==> flow/design.v <==
`timescale 1ns / 1ps
module adder(
input [7:0]PC,
input [7:0]B,
output [7:0]BrA);
assign BrA = PC + B;
endmodule
`timescale 1ns / 1ps
module alu(
           input [7:0] A,
           input [7:0] B,   
           input [3:0] FS, 
           input [2:0] sh,  
           output [7:0] F,  
           output C,  
           output N , 
           output V , 
           output Z,  
           output reg [7:0]Y         
    );
reg [7:0] outputreg ; 
reg [8:0] carryreg;
reg zeroflag;
reg overflowflag;
reg carryflag;
reg negativeflag;
parameter nop = 4'b0000;  
parameter add = 4'b0001;  
parameter sub = 4'b0010;  
parameter xor2 = 4'b0011;  
parameter or2 = 4'b0100;  
parameter logicshift_right = 4'b0101;  
parameter logicshift_left = 4'b0110;  
parameter compliment =	4'b0111;  
parameter bypass =	4'b1000;  
parameter and2 = 4'b1001;  
parameter greater_comparison = 4'b1010;  
parameter equality_comparison = 4'b1011;  
parameter not2 = 4'b1100;  
always @ (*)
begin
carryreg = 9'h0;
overflowflag = 1'b0;
case(FS)
    add:
    begin
    outputreg = A + B;  
    carryreg = A + B;
    end
    sub:
    begin
    outputreg = A + ~B + 1;  
    carryreg = A + ~B + 1;
    end
    and2:
    outputreg = A & B;  
    or2:
    outputreg = A | B;  
    xor2:
    outputreg = A ^ B;  
    bypass:
    outputreg = A;  
    not2:
    outputreg = ~A;  
    greater_comparison:
    outputreg = A>B ? 1'b0 : 1'b1 ;  
    equality_comparison:
    outputreg = A==B ? 8'h0 : 8'h1;  
    logicshift_right:
    begin
    outputreg = A >> sh;  
    carryreg = outputreg;
    end
    logicshift_left:
    begin
    outputreg = A << sh;  
    carryreg = outputreg;
    end
    compliment:
    outputreg = ~A;
    default:
    outputreg = 9'h0;
endcase
zeroflag = (outputreg == 0 )? 1'b1: 1'b0; 
negativeflag = outputreg[7]; 
carryflag = carryreg[8]; 
if (FS == 1 | FS == 2)  
   begin
   overflowflag = (negativeflag ^ carryflag) ? 1'b1 : 1'b0;
   end
Y[7:1]= 7'b0000000;
Y[0]=overflowflag;
end
assign F = outputreg[7:0];
assign N = negativeflag;
assign C = carryflag;
assign V = overflowflag;
assign Z = zeroflag;
endmodule
`timescale 1ns / 1ps
module branchpred(
input [1:0] BS,
output B_D);
assign B_D = ~(BS[0] | BS [1]);
endmodule
`timescale 1ns / 1ps
module constant_unit(
input [5:0] IM, 
input CS,
output [7:0] CU_out);
reg [7:0] constantunit;
always@(*)
begin
if (CS==0) 
begin
constantunit[5:0]=IM; 
constantunit[7:6]=2'b00; 
end
else
begin 
constantunit[5:0]=IM; 
constantunit[7]=IM[5]; 
constantunit[6]=IM[5];
end
end
assign CU_out=constantunit; 
endmodule
`timescale 1ns / 1ps
module datahazard(
input [2:0] AA,
input [2:0] BA,
input [2:0] DA,
input RW,
input MA,
input MB,
output DHS
    );
reg or_1,comp_1,comp_2,HA,HB;
always@(*)
begin    
or_1 = DA[0]|DA[1]|DA[2];
if (AA ^ DA)
    comp_1 = 1'b0;
else
    comp_1 = 1'b1;
if (BA ^ DA)
    comp_2 = 1'b0;
else
    comp_2 = 1'b1; 
HA = RW & or_1 & ~MA & comp_1;
HB = RW & or_1 & ~MB & comp_2;    
end  
assign DHS = ~(HA | HB);
endmodule
`timescale 1ns / 1ps
module initlogic(
input [1:0] BS,
input PS,
input z,
output [1:0] BS_out
);
assign BS_out = {BS[1],(BS[0]&(BS[1]|(PS ^ z)))};
endmodule
`timescale 1ns / 1ps
module instruction_decoder(
    input [16:0] instruction,
    output  RW,
    output  [2:0] DA, 
    output [1:0] MD , 
    output [1:0] BS,  
    output PS, 
    output MW, 
    output [3:0] FS, 
    output MA, 
    output MB, 
    output [2:0]AA,  
    output [2:0]BA,  
    output CS,  
    output [2:0] SH,  
    output output_write_enable,
	output input_enable
    );
parameter NOP = 5'b00000;  
parameter SUB = 5'b00001;  
parameter JML = 5'b00010;  
parameter JMP = 5'b00011;  
parameter AIU = 5'b00100;  
parameter ST  = 5'b00101;  
parameter AND = 5'b00110;  
parameter JMR = 5'b00111;  
parameter LSL = 5'b01000;  
parameter ADI = 5'b01001;  
parameter XOR = 5'b01010;  
parameter BZ  = 5'b01011;  
parameter MOV = 5'b01100;  
parameter LD  = 5'b01101;  
parameter SLT = 5'b01110;  
parameter ADD = 5'b01111;  
parameter OUT = 5'b10000;  
parameter NOT = 5'b10001;  
parameter IN  = 5'b10010;  
parameter BNZ = 5'b10011;  
parameter ORI = 5'b10100;  
parameter LSR = 5'b10101;  
reg RW_WIRE;
reg [2:0] DA_WIRE;   
reg [1:0] MD_WIRE ; 
reg [1:0] BS_WIRE;   
reg PS_WIRE ;  
reg MW_WIRE ;  
reg [3:0] FS_WIRE;  
reg MA_WIRE ;  
reg MB_WIRE ;  
reg [2:0]AA_WIRE ;  
reg [2:0]BA_WIRE ;  
reg CS_WIRE ;  
reg [2:0] SH_WIRE;
reg [4:0] opcode;
reg output_write_enable_wire;
reg input_enable_wire;
always@(*) begin
opcode = instruction[16:12]; 
case(opcode)
    NOP:begin     
    RW_WIRE = 1'b0; 
	 DA_WIRE = 3'b000; 
	 MD_WIRE = 2'b00;
	 BS_WIRE = 2'b00;
	 PS_WIRE = 1'b0;
	 MW_WIRE = 1'b0;
	 FS_WIRE = 4'b0000; 
	 MA_WIRE = 1'b0; 
	 MB_WIRE = 1'b0; 
	 AA_WIRE = 3'b000; 
	 BA_WIRE = 3'b000; 
	 CS_WIRE = 1'b0;
	 SH_WIRE=3'h0; 
	 output_write_enable_wire = 1'b0;
	 input_enable_wire = 1'b0;
    end 
    SUB:begin  
    RW_WIRE = 1'b1; 
	 DA_WIRE = instruction[11:9]; 
	 MD_WIRE = 2'b00;
	 BS_WIRE = 2'b00;
	 PS_WIRE = 1'b0;
	 MW_WIRE = 1'b0;
	 FS_WIRE = 4'b0010; 
	 MA_WIRE = 1'b0; 
	 MB_WIRE = 1'b0; 
	 AA_WIRE = instruction[8:6]; 
	 BA_WIRE = instruction[5:3]; 
	 CS_WIRE = 1'b0;
	 SH_WIRE = 3'h0; 
	 output_write_enable_wire = 1'b0; 
	 input_enable_wire = 1'b0;
    end 
    JML:begin    
    RW_WIRE = 1'b1; 
	 DA_WIRE = instruction[11:9]; 
	 MD_WIRE = 2'b00;
	 BS_WIRE = 2'b11;
	 PS_WIRE = 1'b0;
	 MW_WIRE = 1'b0 ;
	 FS_WIRE = 4'b1000; 
	 MA_WIRE = 1'b1; 
	 MB_WIRE = 1'b1; 
	 AA_WIRE = 3'b000; 
	 BA_WIRE = 3'b000; 
	 CS_WIRE = 1'b1;
	 SH_WIRE = 3'h0;
	 SH_WIRE=3'h0; 
	 output_write_enable_wire = 1'b0; 
	 input_enable_wire = 1'b0;
    end 
    JMP:begin  
    RW_WIRE = 1'b0; 
	 DA_WIRE = 3'b000; 
	 MD_WIRE = 2'b00;
	 BS_WIRE = 2'b11;
	 PS_WIRE = 1'b0;
	 MW_WIRE = 1'b0;
	 FS_WIRE = 4'b0000; 
	 MA_WIRE = 1'b0; 
	 MB_WIRE = 1'b1; 
	 AA_WIRE = 3'b000; 
	 BA_WIRE = 3'b000; 
	 CS_WIRE = 1'b1;
	 SH_WIRE = 3'h0;  
	 output_write_enable_wire = 1'b0;
	 input_enable_wire = 1'b0;	 
    end 
    AIU:begin  
    RW_WIRE = 1'b1; 
	 DA_WIRE = instruction[11:9]; 
	 MD_WIRE = 2'b00;
	 BS_WIRE = 2'b00;
	 PS_WIRE = 1'b0;
	 MW_WIRE = 1'b0;
	 FS_WIRE = 4'b0001; 
	 MA_WIRE = 1'b0; 
	 MB_WIRE = 1'b1; 
	 AA_WIRE = instruction[8:6]; 
	 BA_WIRE = 3'b000; 
	 CS_WIRE = 1'b1;
	 SH_WIRE = 3'h0; 
	 output_write_enable_wire = 1'b0; 
	 input_enable_wire = 1'b0;
    end
    ST:begin   
    RW_WIRE = 1'b0; 
	 DA_WIRE = instruction[11:9]; 
	 MD_WIRE = 2'b00;
	 BS_WIRE = 2'b00;
	 PS_WIRE = 1'b0;
	 MW_WIRE = 1'b1;
	 FS_WIRE = 4'b0000; 
	 MA_WIRE = 1'b0; 
	 MB_WIRE = 1'b0; 
	 AA_WIRE = instruction[8:6]; 
	 BA_WIRE = instruction[5:3]; 
	 CS_WIRE = 1'b0; 
	 SH_WIRE = 3'h0;
	 output_write_enable_wire = 1'b0; 
	 input_enable_wire = 1'b0;
    end 
    AND:begin   
    RW_WIRE = 1'b1; 
	 DA_WIRE = instruction[11:9]; 
	 MD_WIRE = 2'b00;
	 BS_WIRE = 2'b00;
	 PS_WIRE = 1'b0;
	 MW_WIRE = 1'b0;
	 FS_WIRE = 4'b1001; 
	 MA_WIRE = 1'b0; 
	 MB_WIRE = 1'b0; 
	 AA_WIRE = instruction[8:6]; 
	 BA_WIRE = instruction[5:3]; 
	 CS_WIRE = 1'b0; 
	 SH_WIRE = 3'h0; 
	 output_write_enable_wire = 1'b0;
	 input_enable_wire = 1'b0;
    end
    JMR:begin   
    RW_WIRE = 1'b0; 
	 DA_WIRE = 3'b000; 
	 MD_WIRE = 2'b00;
	 BS_WIRE = 2'b10;
	 PS_WIRE = 1'b0;
	 MW_WIRE = 1'b0;
	 FS_WIRE = 4'b0000; 
	 MA_WIRE = 1'b0; 
	 MB_WIRE = 1'b0; 
	 AA_WIRE = instruction[8:6]; 
	 BA_WIRE = 3'b000; 
	 CS_WIRE = 1'b0; 
	 SH_WIRE = 3'h0;
	 output_write_enable_wire = 1'b0; 
	 input_enable_wire = 1'b0;
    end 
    LSL:begin   
	 BS_WIRE = 2'b00;
	 PS_WIRE = 1'b0;
	 MW_WIRE = 1'b0;
	 AA_WIRE = instruction[8:6];
	 MA_WIRE = 1'b0;
	 FS_WIRE = 4'b0110;
	 SH_WIRE = instruction[2:0]; 
	 MD_WIRE = 2'b00;
	 RW_WIRE = 1'b1;
	 DA_WIRE = instruction[11:9];
	 MB_WIRE = 1'b0; 
	 BA_WIRE = 3'b000;           
	 CS_WIRE = 1'b0;
	 output_write_enable_wire = 1'b0;
	 input_enable_wire = 1'b0;
	 end 
    ADI:begin   
    RW_WIRE = 1'b1; 
	 DA_WIRE = instruction[11:9]; 
	 MD_WIRE = 2'b00;
	 BS_WIRE = 2'b00;
	 PS_WIRE = 1'b0;
	 MW_WIRE = 1'b0;
	 FS_WIRE = 4'b0001; 
	 MA_WIRE = 1'b0; 
	 MB_WIRE = 1'b1; 
	 AA_WIRE = instruction[8:6]; 
	 BA_WIRE = 3'b000; 
	 CS_WIRE = 1'b1;
	 SH_WIRE=3'h0;
	 output_write_enable_wire = 1'b0;  
    input_enable_wire = 1'b0;
	 end 
	 XOR:begin  
    RW_WIRE = 1'b1; 
	 DA_WIRE = instruction[11:9]; 
	 MD_WIRE = 2'b00;
	 BS_WIRE = 2'b00;
	 PS_WIRE = 1'b0;
	 MW_WIRE = 1'b0;
	 FS_WIRE = 4'b0011; 
	 MA_WIRE = 1'b0; 
	 MB_WIRE = 1'b0; 
	 AA_WIRE = instruction[8:6]; 
	 BA_WIRE = instruction[5:3]; 
	 CS_WIRE = 1'b0;
	 SH_WIRE=3'h0; 
	 output_write_enable_wire = 1'b0; 
	 input_enable_wire = 1'b0;
    end
	 BZ:begin   
    RW_WIRE = 1'b0; 
	 DA_WIRE = 3'b000; 
	 MD_WIRE = 2'b00;
	 BS_WIRE = 2'b01;
	 PS_WIRE = 1'b0;
	 MW_WIRE = 1'b0;
	 FS_WIRE = 4'b1000; 
	 MA_WIRE = 1'b0; 
	 MB_WIRE = 1'b1; 
	 AA_WIRE = instruction[8:6]; 
	 BA_WIRE = 3'b000; 
	 CS_WIRE = 1'b1;
	 SH_WIRE =3'h0;
	 output_write_enable_wire = 1'b0;  
	 input_enable_wire = 1'b0;
    end 
	 MOV:begin  
    RW_WIRE = 1'b1; 
	 DA_WIRE = instruction[11:9]; 
	 MD_WIRE = 2'b00;
	 BS_WIRE = 2'b00;
	 PS_WIRE = 1'b0;
	 MW_WIRE = 1'b0;
	 FS_WIRE = 4'b1000; 
	 MA_WIRE = 1'b0; 
	 MB_WIRE = 1'b0; 
	 AA_WIRE = instruction[8:6]; 
	 BA_WIRE = 3'b000; 
	 CS_WIRE = 1'b0;
	 SH_WIRE = 3'h0; 
	 output_write_enable_wire = 1'b0; 
    input_enable_wire = 1'b0;
	 end 
    LD:begin   
    RW_WIRE = 1'b1; 
	 DA_WIRE = instruction[11:9]; 
	 MD_WIRE = 2'b01;
	 BS_WIRE = 2'b00;
	 PS_WIRE = 1'b0;
	 MW_WIRE = 1'b0;
	 FS_WIRE = 4'b0000; 
	 MA_WIRE = 1'b0; 
	 MB_WIRE = 1'b0; 
	 AA_WIRE = instruction[8:6]; 
	 BA_WIRE = 3'b000; 
	 CS_WIRE = 1'b0;
	 SH_WIRE = 3'h0; 
	 output_write_enable_wire = 1'b0;
	 input_enable_wire = 1'b0;	 
    end
    SLT:begin  
    RW_WIRE = 1'b1; 
	 DA_WIRE = instruction[11:9]; 
	 MD_WIRE = 2'b00;
	 BS_WIRE = 2'b00;
	 PS_WIRE = 1'b0;
	 MW_WIRE = 1'b0;
	 FS_WIRE = 4'b1010; 
	 MA_WIRE = 1'b0; 
	 MB_WIRE = 1'b0; 
	 AA_WIRE = instruction[8:6]; 
	 BA_WIRE = instruction[5:3]; 
	 CS_WIRE = 1'b0;
	 SH_WIRE = 3'h0;  
	 output_write_enable_wire = 1'b0;
	 input_enable_wire = 1'b0;
    end 
	 ADD:begin  
    RW_WIRE = 1'b1; 
	 DA_WIRE = instruction[11:9]; 
	 MD_WIRE = 2'b00;
	 BS_WIRE = 2'b00;
	 PS_WIRE = 1'b0;
	 MW_WIRE = 1'b0;
	 FS_WIRE = 4'b0001; 
	 MA_WIRE = 1'b0; 
	 MB_WIRE = 1'b0; 
	 AA_WIRE = instruction[8:6]; 
	 BA_WIRE = instruction[5:3]; 
	 CS_WIRE = 1'b0;
	 SH_WIRE = 3'h0; 
	 output_write_enable_wire = 1'b0; 
	 input_enable_wire = 1'b0;
    end
	 OUT:begin   
    RW_WIRE = 1'b0; 
	 DA_WIRE = instruction[11:9]; 
	 MD_WIRE = 2'b00;
	 BS_WIRE = 2'b00;
	 PS_WIRE = 1'b0;
	 MW_WIRE = 1'b0;
	 FS_WIRE = 4'b0000; 
	 MA_WIRE = 1'b0; 
	 MB_WIRE = 1'b0; 
	 AA_WIRE = instruction[8:6]; 
	 BA_WIRE = instruction[5:3]; 
	 CS_WIRE = 1'b0;
	 SH_WIRE=3'h0; 
	 output_write_enable_wire = 1'b1; 
	 input_enable_wire = 1'b0;
    end 
    NOT:begin  
    RW_WIRE = 1'b1; 
	 DA_WIRE = instruction[11:9]; 
	 MD_WIRE = 2'b00;
	 BS_WIRE = 2'b00;
	 PS_WIRE = 1'b0;
	 MW_WIRE = 1'b0;
	 FS_WIRE = 4'b1100; 
	 MA_WIRE = 1'b0; 
	 MB_WIRE = 1'b0; 
	 AA_WIRE = instruction[8:6]; 
	 BA_WIRE = 3'b000; 
	 CS_WIRE = 1'b0;
	 SH_WIRE=3'h0; 
	 output_write_enable_wire = 1'b0; 
	 input_enable_wire = 1'b0;
    end 
    IN:begin  
    RW_WIRE = 1'b1; 
	 DA_WIRE = instruction[11:9]; 
	 MD_WIRE = 2'b10;
	 BS_WIRE = 2'b00;
	 PS_WIRE = 1'b0;
	 MW_WIRE = 1'b0;
	 FS_WIRE = 4'b0000; 
	 MA_WIRE = 1'b0; 
	 MB_WIRE = 1'b0; 
	 AA_WIRE = 3'b000;           
	 BA_WIRE = 3'b000; 
	 CS_WIRE = 1'b0;
	 SH_WIRE=3'h0; 
	 output_write_enable_wire = 1'b0; 
	 input_enable_wire = 1'b1;
    end 
	 BNZ:begin  
    RW_WIRE = 1'b0; 
	 DA_WIRE = 3'b000; 
	 MD_WIRE = 2'b00;
	 BS_WIRE = 2'b01;
	 PS_WIRE = 1'b1;
	 MW_WIRE = 1'b0;
	 FS_WIRE = 4'b1000; 
	 MA_WIRE = 1'b0; 
	 MB_WIRE = 1'b1; 
	 AA_WIRE = instruction[8:6]; 
	 BA_WIRE = 3'b000; 
	 CS_WIRE = 1'b1;
	 SH_WIRE= 3'h0; 
	 output_write_enable_wire = 1'b0; 
	 input_enable_wire = 1'b0;
    end 
	 ORI:begin   
    RW_WIRE = 1'b1; 
	 DA_WIRE = instruction[11:9]; 
	 MD_WIRE = 2'b00;
	 BS_WIRE = 2'b00;
	 PS_WIRE = 1'b0;
	 MW_WIRE = 1'b0;
	 FS_WIRE = 4'b0100; 
	 MA_WIRE = 1'b0; 
	 MB_WIRE = 1'b1; 
	 AA_WIRE = instruction[8:6]; 
	 BA_WIRE = 3'b000; 
	 CS_WIRE = 1'b0;
	 SH_WIRE=3'h0; 
	 output_write_enable_wire = 1'b0;  
	 input_enable_wire = 1'b0;
    end 
    LSR:begin   
	 BS_WIRE = 2'b00;
	 PS_WIRE = 1'b0;
	 MW_WIRE = 1'b0;
	 AA_WIRE = instruction[8:6];
	 MA_WIRE = 1'b0;
	 FS_WIRE = 4'b0101;
	 SH_WIRE = instruction[2:0]; 
	 MD_WIRE = 2'b00;
	 RW_WIRE = 1'b1;
	 DA_WIRE = instruction[11:9];
	 MB_WIRE = 1'b0; 
	 BA_WIRE = 3'b000; 
	 CS_WIRE = 1'b0;
	 output_write_enable_wire = 1'b0;
	 input_enable_wire = 1'b0;
    end 
	 default: begin
    RW_WIRE = 1'b0; 
	 DA_WIRE = 3'b000; 
	 MD_WIRE = 2'b00;
	 BS_WIRE = 2'b00;
	 PS_WIRE = 1'b0;
	 MW_WIRE = 1'b0;
	 FS_WIRE = 4'b0000; 
	 MA_WIRE = 1'b0; 
	 MB_WIRE = 1'b0; 
	 AA_WIRE = 3'b000; 
	 BA_WIRE = 3'b000; 
	 CS_WIRE = 1'b0;
	 SH_WIRE=3'h0;
	 output_write_enable_wire = 1'b0;
	 input_enable_wire = 1'b0;
	 end
    endcase
end
assign RW = RW_WIRE;
assign DA = DA_WIRE;
assign MD = MD_WIRE;
assign BS = BS_WIRE;
assign PS = PS_WIRE;
assign MW = MW_WIRE;
assign FS = FS_WIRE;
assign MA = MA_WIRE;
assign MB = MB_WIRE;
assign AA = AA_WIRE;
assign BA = BA_WIRE;
assign CS = CS_WIRE;
assign SH = SH_WIRE;
assign output_write_enable = output_write_enable_wire;
assign input_enable = input_enable_wire;
endmodule
`timescale 1ns / 1ps
module mux_a(PC,a_data,A,MA);
input [7:0]PC;
input [7:0]a_data;
input MA;
output reg [7:0]A;
always @ (*)
begin
	if(MA)
		A = PC;
	else
		A = a_data;
end
endmodule
`timescale 1ns / 1ps
module mux_b(
input MB,  
input [7:0]constantunit_out,   
input [7:0]register_b,  
output [7:0]mux_b_out   
);
reg [7:0]mux_b;   
always@(*)
begin
if (MB)
    mux_b = constantunit_out;
else
    mux_b = register_b;
end
assign mux_b_out = mux_b ;
endmodule
`timescale 1ns / 1ps
module mux_c(
input [1:0] BS_out,  
input [7:0] PC_value,   
input [7:0] RAA,  
input [7:0] BrA,
output [7:0] PC_out
);
parameter PC = 2'b00;
parameter jump = 2'b10;
reg [7:0]mux_c;   
always@(*)
begin
case (BS_out)  
    PC:
    mux_c = PC_value;
    jump:
    mux_c = RAA;
    default:
    mux_c = BrA;
endcase
end
assign PC_out = mux_c ;
endmodule
`timescale 1ns / 1ps
module mux_d(Y,F,data_out,MD,mux_d_out
    );
input [7:0]Y;
input [7:0]F;
input [7:0]data_out;
input [1:0]MD;
output reg [7:0]mux_d_out;
always@(*)
begin
	if(MD==2'b00)
		mux_d_out=F;
	else if(MD==2'b01)
		mux_d_out=data_out;
	else if(MD==2'b10)
		mux_d_out=Y;
	else
		mux_d_out=F;
end
endmodule
`timescale 1ns / 1ps
module muxe (
input [7:0] Bus_D,
input [7:0] data_in,
input ie,
output reg [7:0]mux_e_out
);
always@(*)
begin
	if(ie)
		mux_e_out=data_in;
	else
		mux_e_out=Bus_D;
end
endmodule
module register(
	input clk,
	input [2:0] addr_a,
	input [2:0] addr_b,
	input [2:0] addr_d,
	input [7:0] data_in,
	input wr_en,
	output [7:0] data_a,
	output [7:0] data_b
	);
 reg [7:0] memblk [0:7];
 assign data_a = (addr_a == 3'b000) ? 8'b00000000 : memblk[addr_a];
 assign data_b = (addr_b == 3'b000) ? 8'b00000000 : memblk[addr_b];
always @ (negedge clk)
 begin
 if (wr_en && addr_d != 3'b000)
 memblk[addr_d] <= data_in;
 end
endmodule
`timescale 1ns / 1ps
module microP(
    input clk,
    input reset,
    output [7:0] imem_addr,
    input [16:0] imem_data,
    output [7:0] dmem_addr,
    output [7:0] dmem_wdata,
    output dmem_we,
    input [7:0] dmem_rdata,
    input [7:0] data_in,
    output out_we,
    output [7:0] data_out_col,
    output [7:0] data_out_addr
    );
reg [7:0] PC;
wire [7:0] PC_1 = PC + 8'd1;
assign imem_addr = PC;
reg [16:0] IR;
reg [7:0] PC_1_d;
wire RW_d, PS_d, MW_d, MA_d, MB_d, CS_d, OW_d, IE_d;
wire [2:0] DA_d, AA_d, BA_d, SH_d;
wire [1:0] MD_d, BS_d;
wire [3:0] FS_d;
instruction_decoder DEC(
    .instruction(IR),
    .RW(RW_d), .DA(DA_d), .MD(MD_d), .BS(BS_d), .PS(PS_d), .MW(MW_d),
    .FS(FS_d), .MA(MA_d), .MB(MB_d), .AA(AA_d), .BA(BA_d), .CS(CS_d),
    .SH(SH_d), .output_write_enable(OW_d), .input_enable(IE_d)
    );
wire [7:0] a_data, b_data, reg_d;
wire RW_w;
wire [2:0] DA_w;
register REGFILE(
    .clk(clk), .addr_a(AA_d), .addr_b(BA_d), .addr_d(DA_w),
    .data_in(reg_d), .wr_en(RW_w), .data_a(a_data), .data_b(b_data)
    );
wire [7:0] const_out, bus_a_d, bus_b_d;
constant_unit CONST(.IM(IR[5:0]), .CS(CS_d), .CU_out(const_out));
mux_a MUXA(.PC(PC_1_d), .a_data(a_data), .A(bus_a_d), .MA(MA_d));
mux_b MUXB(.MB(MB_d), .constantunit_out(const_out), .register_b(b_data), .mux_b_out(bus_b_d));
reg RW_e, PS_e, MW_e, OW_e, IE_e;
reg [2:0] DA_e, SH_e;
reg [1:0] MD_e, BS_e;
reg [3:0] FS_e;
reg [7:0] BUS_A, BUS_B, PC_2;
wire DHS;
datahazard HAZ(.AA(AA_d), .BA(BA_d), .DA(DA_e), .RW(RW_e), .MA(MA_d), .MB(MB_d), .DHS(DHS));
wire [7:0] F, Y;
wire C, N, V, Z;
alu ALU(.A(BUS_A), .B(BUS_B), .FS(FS_e), .sh(SH_e), .F(F), .C(C), .N(N), .V(V), .Z(Z), .Y(Y));
wire [7:0] BrA;
adder BRADD(.PC(PC_2), .B(BUS_B), .BrA(BrA));
wire [1:0] BS_out;
initlogic BRLOGIC(.BS(BS_e), .PS(PS_e), .z(Z), .BS_out(BS_out));
wire B_D;   
branchpred BRDET(.BS(BS_out), .B_D(B_D));
wire [7:0] next_pc;
mux_c MUXC(.BS_out(BS_out), .PC_value(PC_1), .RAA(BUS_A), .BrA(BrA), .PC_out(next_pc));
assign dmem_addr = BUS_A;
assign dmem_wdata = BUS_B;
assign dmem_we = MW_e;
assign out_we = OW_e;
assign data_out_col = BUS_A;
assign data_out_addr = BUS_B;
reg RW_w_r, IE_w;
reg [2:0] DA_w_r;
reg [1:0] MD_w;
reg [7:0] F_w, D_w, Y_w;
assign RW_w = RW_w_r;
assign DA_w = DA_w_r;
wire [7:0] bus_d;
mux_d MUXD(.Y(Y_w), .F(F_w), .data_out(D_w), .MD(MD_w), .mux_d_out(bus_d));
muxe MUXE(.Bus_D(bus_d), .data_in(data_in), .ie(IE_w), .mux_e_out(reg_d));
always @(posedge clk) begin
    if (!reset) begin
        PC <= 8'd0;
        IR <= 17'd0;
        PC_1_d <= 8'd0;
        RW_e <= 1'b0; MW_e <= 1'b0; OW_e <= 1'b0; IE_e <= 1'b0;
        BS_e <= 2'b00; PS_e <= 1'b0;
        RW_w_r <= 1'b0; IE_w <= 1'b0;
    end else begin
        RW_w_r <= RW_e;
        DA_w_r <= DA_e;
        MD_w <= MD_e;
        IE_w <= IE_e;
        F_w <= F;
        D_w <= dmem_rdata;
        Y_w <= Y;
        if (!B_D) begin
            PC <= next_pc;
            IR <= 17'd0;
            RW_e <= 1'b0; MW_e <= 1'b0; OW_e <= 1'b0; IE_e <= 1'b0;
            BS_e <= 2'b00; PS_e <= 1'b0;
        end else if (!DHS) begin
            RW_e <= 1'b0; MW_e <= 1'b0; OW_e <= 1'b0; IE_e <= 1'b0;
            BS_e <= 2'b00; PS_e <= 1'b0;
        end else begin
            PC <= next_pc;
            IR <= imem_data;
            PC_1_d <= PC_1;
            RW_e <= RW_d; MW_e <= MW_d; OW_e <= OW_d; IE_e <= IE_d;
            BS_e <= BS_d; PS_e <= PS_d;
        end
        if (B_D && DHS) begin
            DA_e <= DA_d;
            MD_e <= MD_d;
            FS_e <= FS_d;
            SH_e <= SH_d;
            BUS_A <= bus_a_d;
            BUS_B <= bus_b_d;
            PC_2 <= PC_1_d;
        end
    end
end
endmodule
Lab notebook: microP

* Tool chain data of microP *
Each step is given for the RTL above and for the edited RTL.
"before" refers to lines of the RTL above, "after" to lines of the edited file.
"difference" is "after" less "before", of the values as shown; "rel. change" is that difference over "before", in percent.
Cell names lack the library's common part.
The mark n/a stands for no value.

inputs
  top module = microP
  clock = clk
  standard-cell library = sky130hd
  timing corner = tt_025C_1v80

* Edit of the RTL *
Unified diff, file above to edited file.
The edited RTL no longer does the same as the RTL above: the edit was made by script, with no optimisation intended.

begin of diff
@@ -753,7 +753,11 @@
     input [7:0] data_in,
     output out_we,
-    output [7:0] data_out_col,
+    output [7:0] data_out_col_pad,
     output [7:0] data_out_addr
     );
+wire [7:0] data_out_col;
+reg [7:0] data_out_col_reg;
+always @(posedge clk) data_out_col_reg <= data_out_col;
+assign data_out_col_pad = data_out_col_reg;
 reg [7:0] PC;
 wire [7:0] PC_1 = PC + 8'd1;
end of diff

* Word-level counts *
Yosys after proc, flatten, opt, wreduce and memory -nomap, before mapping. Memory bits, and registers merged into a memory's read port (data or address), are not among the register bits. Print and check cells are not counted.
Yosys's memory passes give these memory sizes; they may raise the number of words (mostly to a power of two), join words into wider ones and drop unused or constant bits.

bit counts
  element                     before  after  difference  rel. change (%)
  bits in registers           100     108    +8          +8.00
  input port bits             35      35     0           0.00
  memory bits (writable)      64      64     0           0.00
  output and inout port bits  42      42     0           0.00
  memories kept               1       1      0           0.00
  word-level cells            159     160    +1          +0.63

memory list
  element                                  before                         after
  words x width with read and write ports  REGFILE.memblk 8 x 8 bit 2R1W  REGFILE.memblk 8 x 8 bit 2R1W

operators by class
  element                    before  after  difference  rel. change (%)
  bitwise logic cells        26      26     0           0.00
  eq/ne operators            38      38     0           0.00
  reduce/logical cells       26      26     0           0.00
  shift-type cells           2       2      0           0.00
  add/subtract/negate cells  6       6      0           0.00
  $lt $le $gt $ge            1       1      0           0.00
  multiplexer cells          36      36     0           0.00

Unchanged operator kinds not shown: 54.

* Logic depth *
Yosys ltp: most cells in a row. Word level: on the elaborated netlist, between registers, memories and ports. Mapped: between sequential cells and ports; inverters and the memories' decode and read muxes count.

depth
  element                        before  after  difference  rel. change (%)
  depth in word-level cells      13      13     0           0.00
  ABC_AREA                       0       0      n/a         n/a
  gate-level depth with buffers  15      16     +1          +6.67
  gate-level depth less buffers  13      12     -1          -7.69

* Synthesis result *
Source: synth_stat.txt of the flow (Yosys; design flattened, memories mapped). It holds for the ABC_AREA given above (unset counts as 0); a run with the other value may have another netlist.

cells by type
  cell      before  after  difference  rel. change (%)
  nand2_1   83      119    +36         +43.37
  nor2_1    91      57     -34         -37.36
  a21oi_1   45      70     +25         +55.56
  mux2i_1   65      50     -15         -23.08
  mux2_2    6       21     +15         +250.00
  inv_1     48      57     +9          +18.75
  dfxtp_1   52      60     +8          +15.38
  nand2b_1  23      15     -8          -34.78
  nand3_1   9       17     +8          +88.89
  buf_4     16      9      -7          -43.75
  o31ai_1   13      6      -7          -53.85
  a31oi_1   10      3      -7          -70.00
  nand3b_1  1       8      +7          +700.00
  o21ai_0   32      38     +6          +18.75
  mux4_2    18      13     -5          -27.78
  nor3_1    15      20     +5          +33.33
  and3_1    8       3      -5          -62.50
  a221oi_1  5       10     +5          +100.00

Unchanged cell types not shown: 16.
Not every row of either side is listed.

mapped netlist
  element                         before     after     difference  rel. change (%)
  standard cells after synthesis  929        980       +51         +5.49
  mapped flip-flops               162        170       +8          +4.94
  chip area (Yosys) (mm2)         0.0096092  0.009917  +0.0003078  +3.20
  buffers                         73         74        +1          +1.37

The figures by module come from a second, unflattened synthesis with its own total; it is not the netlist above.

second synthesis, totals
  element                             before     after     difference  rel. change (%)
  cells (unflattened synthesis)       955        955       0           0.00
  area (unflattened synthesis) (mm2)  0.0105389  0.010639  +0.0001001  +0.95

Rows give one instance, submodules left out.

modules, before
  module               area (mm2)  cells  instances
  microP               0.0036548   234    1
  register             0.0028089   182    1
  alu                  0.0021145   294    1
  instruction_decoder  0.0006193   101    1
  adder                0.0003316   42     1
  mux_d                0.0002765   27     1
  mux_c                0.0001727   26     1
  mux_a                0.0001314   9      1
  mux_b                0.0001314   9      1
  muxe                 0.0001314   9      1
  datahazard           0.0000801   10     1
  constant_unit        0.0000588   8      1
  initlogic            0.0000238   3      1
  branchpred           0.0000038   1      1

modules, after
  module               area (mm2)  cells  instances
  microP               0.0037549   234    1
  register             0.0028089   182    1
  alu                  0.0021145   294    1
  instruction_decoder  0.0006193   101    1
  adder                0.0003316   42     1
  mux_d                0.0002765   27     1
  mux_c                0.0001727   26     1
  mux_a                0.0001314   9      1
  mux_b                0.0001314   9      1
  muxe                 0.0001314   9      1
  datahazard           0.0000801   10     1
  constant_unit        0.0000588   8      1
  initlogic            0.0000238   3      1
  branchpred           0.0000038   1      1

* Flow runs *
Runs of the flow (Yosys, OpenROAD) on both versions; the two runs of a pair have the same settings. The constraints put input and output delay at 20% of the set period each and load the outputs with 0.01 pF.

settings, pair 1
  CORE_UTILIZATION = 40
  PLACE_DENSITY = 0.6
  period_ns = 5.0
  CAP_MARGIN = 20
  CORE_MARGIN = 2
  SLEW_MARGIN = 20

final reports, pair 1
  element                                       before     after      difference  rel. change (%)
  standard-cell area of the final layout (mm2)  0.0115611  0.0117763  +0.0002152  +1.86
  setup total negative slack (ps)               0          0          0           n/a
  smallest setup slack (ps)                     548        590        +42         n/a
  chip area in the Yosys report (mm2)           0.0096092  0.009917   +0.0003078  +3.20
  worst hold slack in the final report (ps)     440        449        +9          n/a
  total power of the final layout (W)           0.004168   0.004531   +0.000363   +8.71
  utilization in the final report               0.491      0.484      -0.007      n/a
  total die area (mm2)                          0.0252794  0.0260677  +0.0007883  +3.12

settings, pair 2
  ABC_AREA = 1
  CORE_ASPECT_RATIO = 1.27
  CORE_MARGIN = 3
  CORE_UTILIZATION = 31
  CTS_CLUSTER_SIZE = 75
  MAX_ROUTING_LAYER = met5
  MIN_ROUTING_LAYER = met1
  PLACE_DENSITY = 0.69
  SETUP_SLACK_MARGIN = -0.14
  period_ns = 6.62
  CAP_MARGIN = 20
  SLEW_MARGIN = 20

final reports, pair 2
  element                                       before     after      difference  rel. change (%)
  standard-cell area of the final layout (mm2)  0.0115461  0.0116312  +0.0000851  +0.74
  setup total negative slack (ps)               0          0          0           n/a
  smallest setup slack (ps)                     1137       1160       +23         n/a
  chip area in the Yosys report (mm2)           0.0097681  0.0098169  +0.0000488  +0.50
  worst hold slack in the final report (ps)     433        431        -2          n/a
  total power of the final layout (W)           0.004287   0.004286   -0.000001   -0.02
  utilization in the final report               0.376      0.378      +0.002      n/a
  total die area (mm2)                          0.0336914  0.0338548  +0.0001634  +0.48

"total power of the final layout" rests on the timing tool's default activity at the inputs, not on a simulated workload.
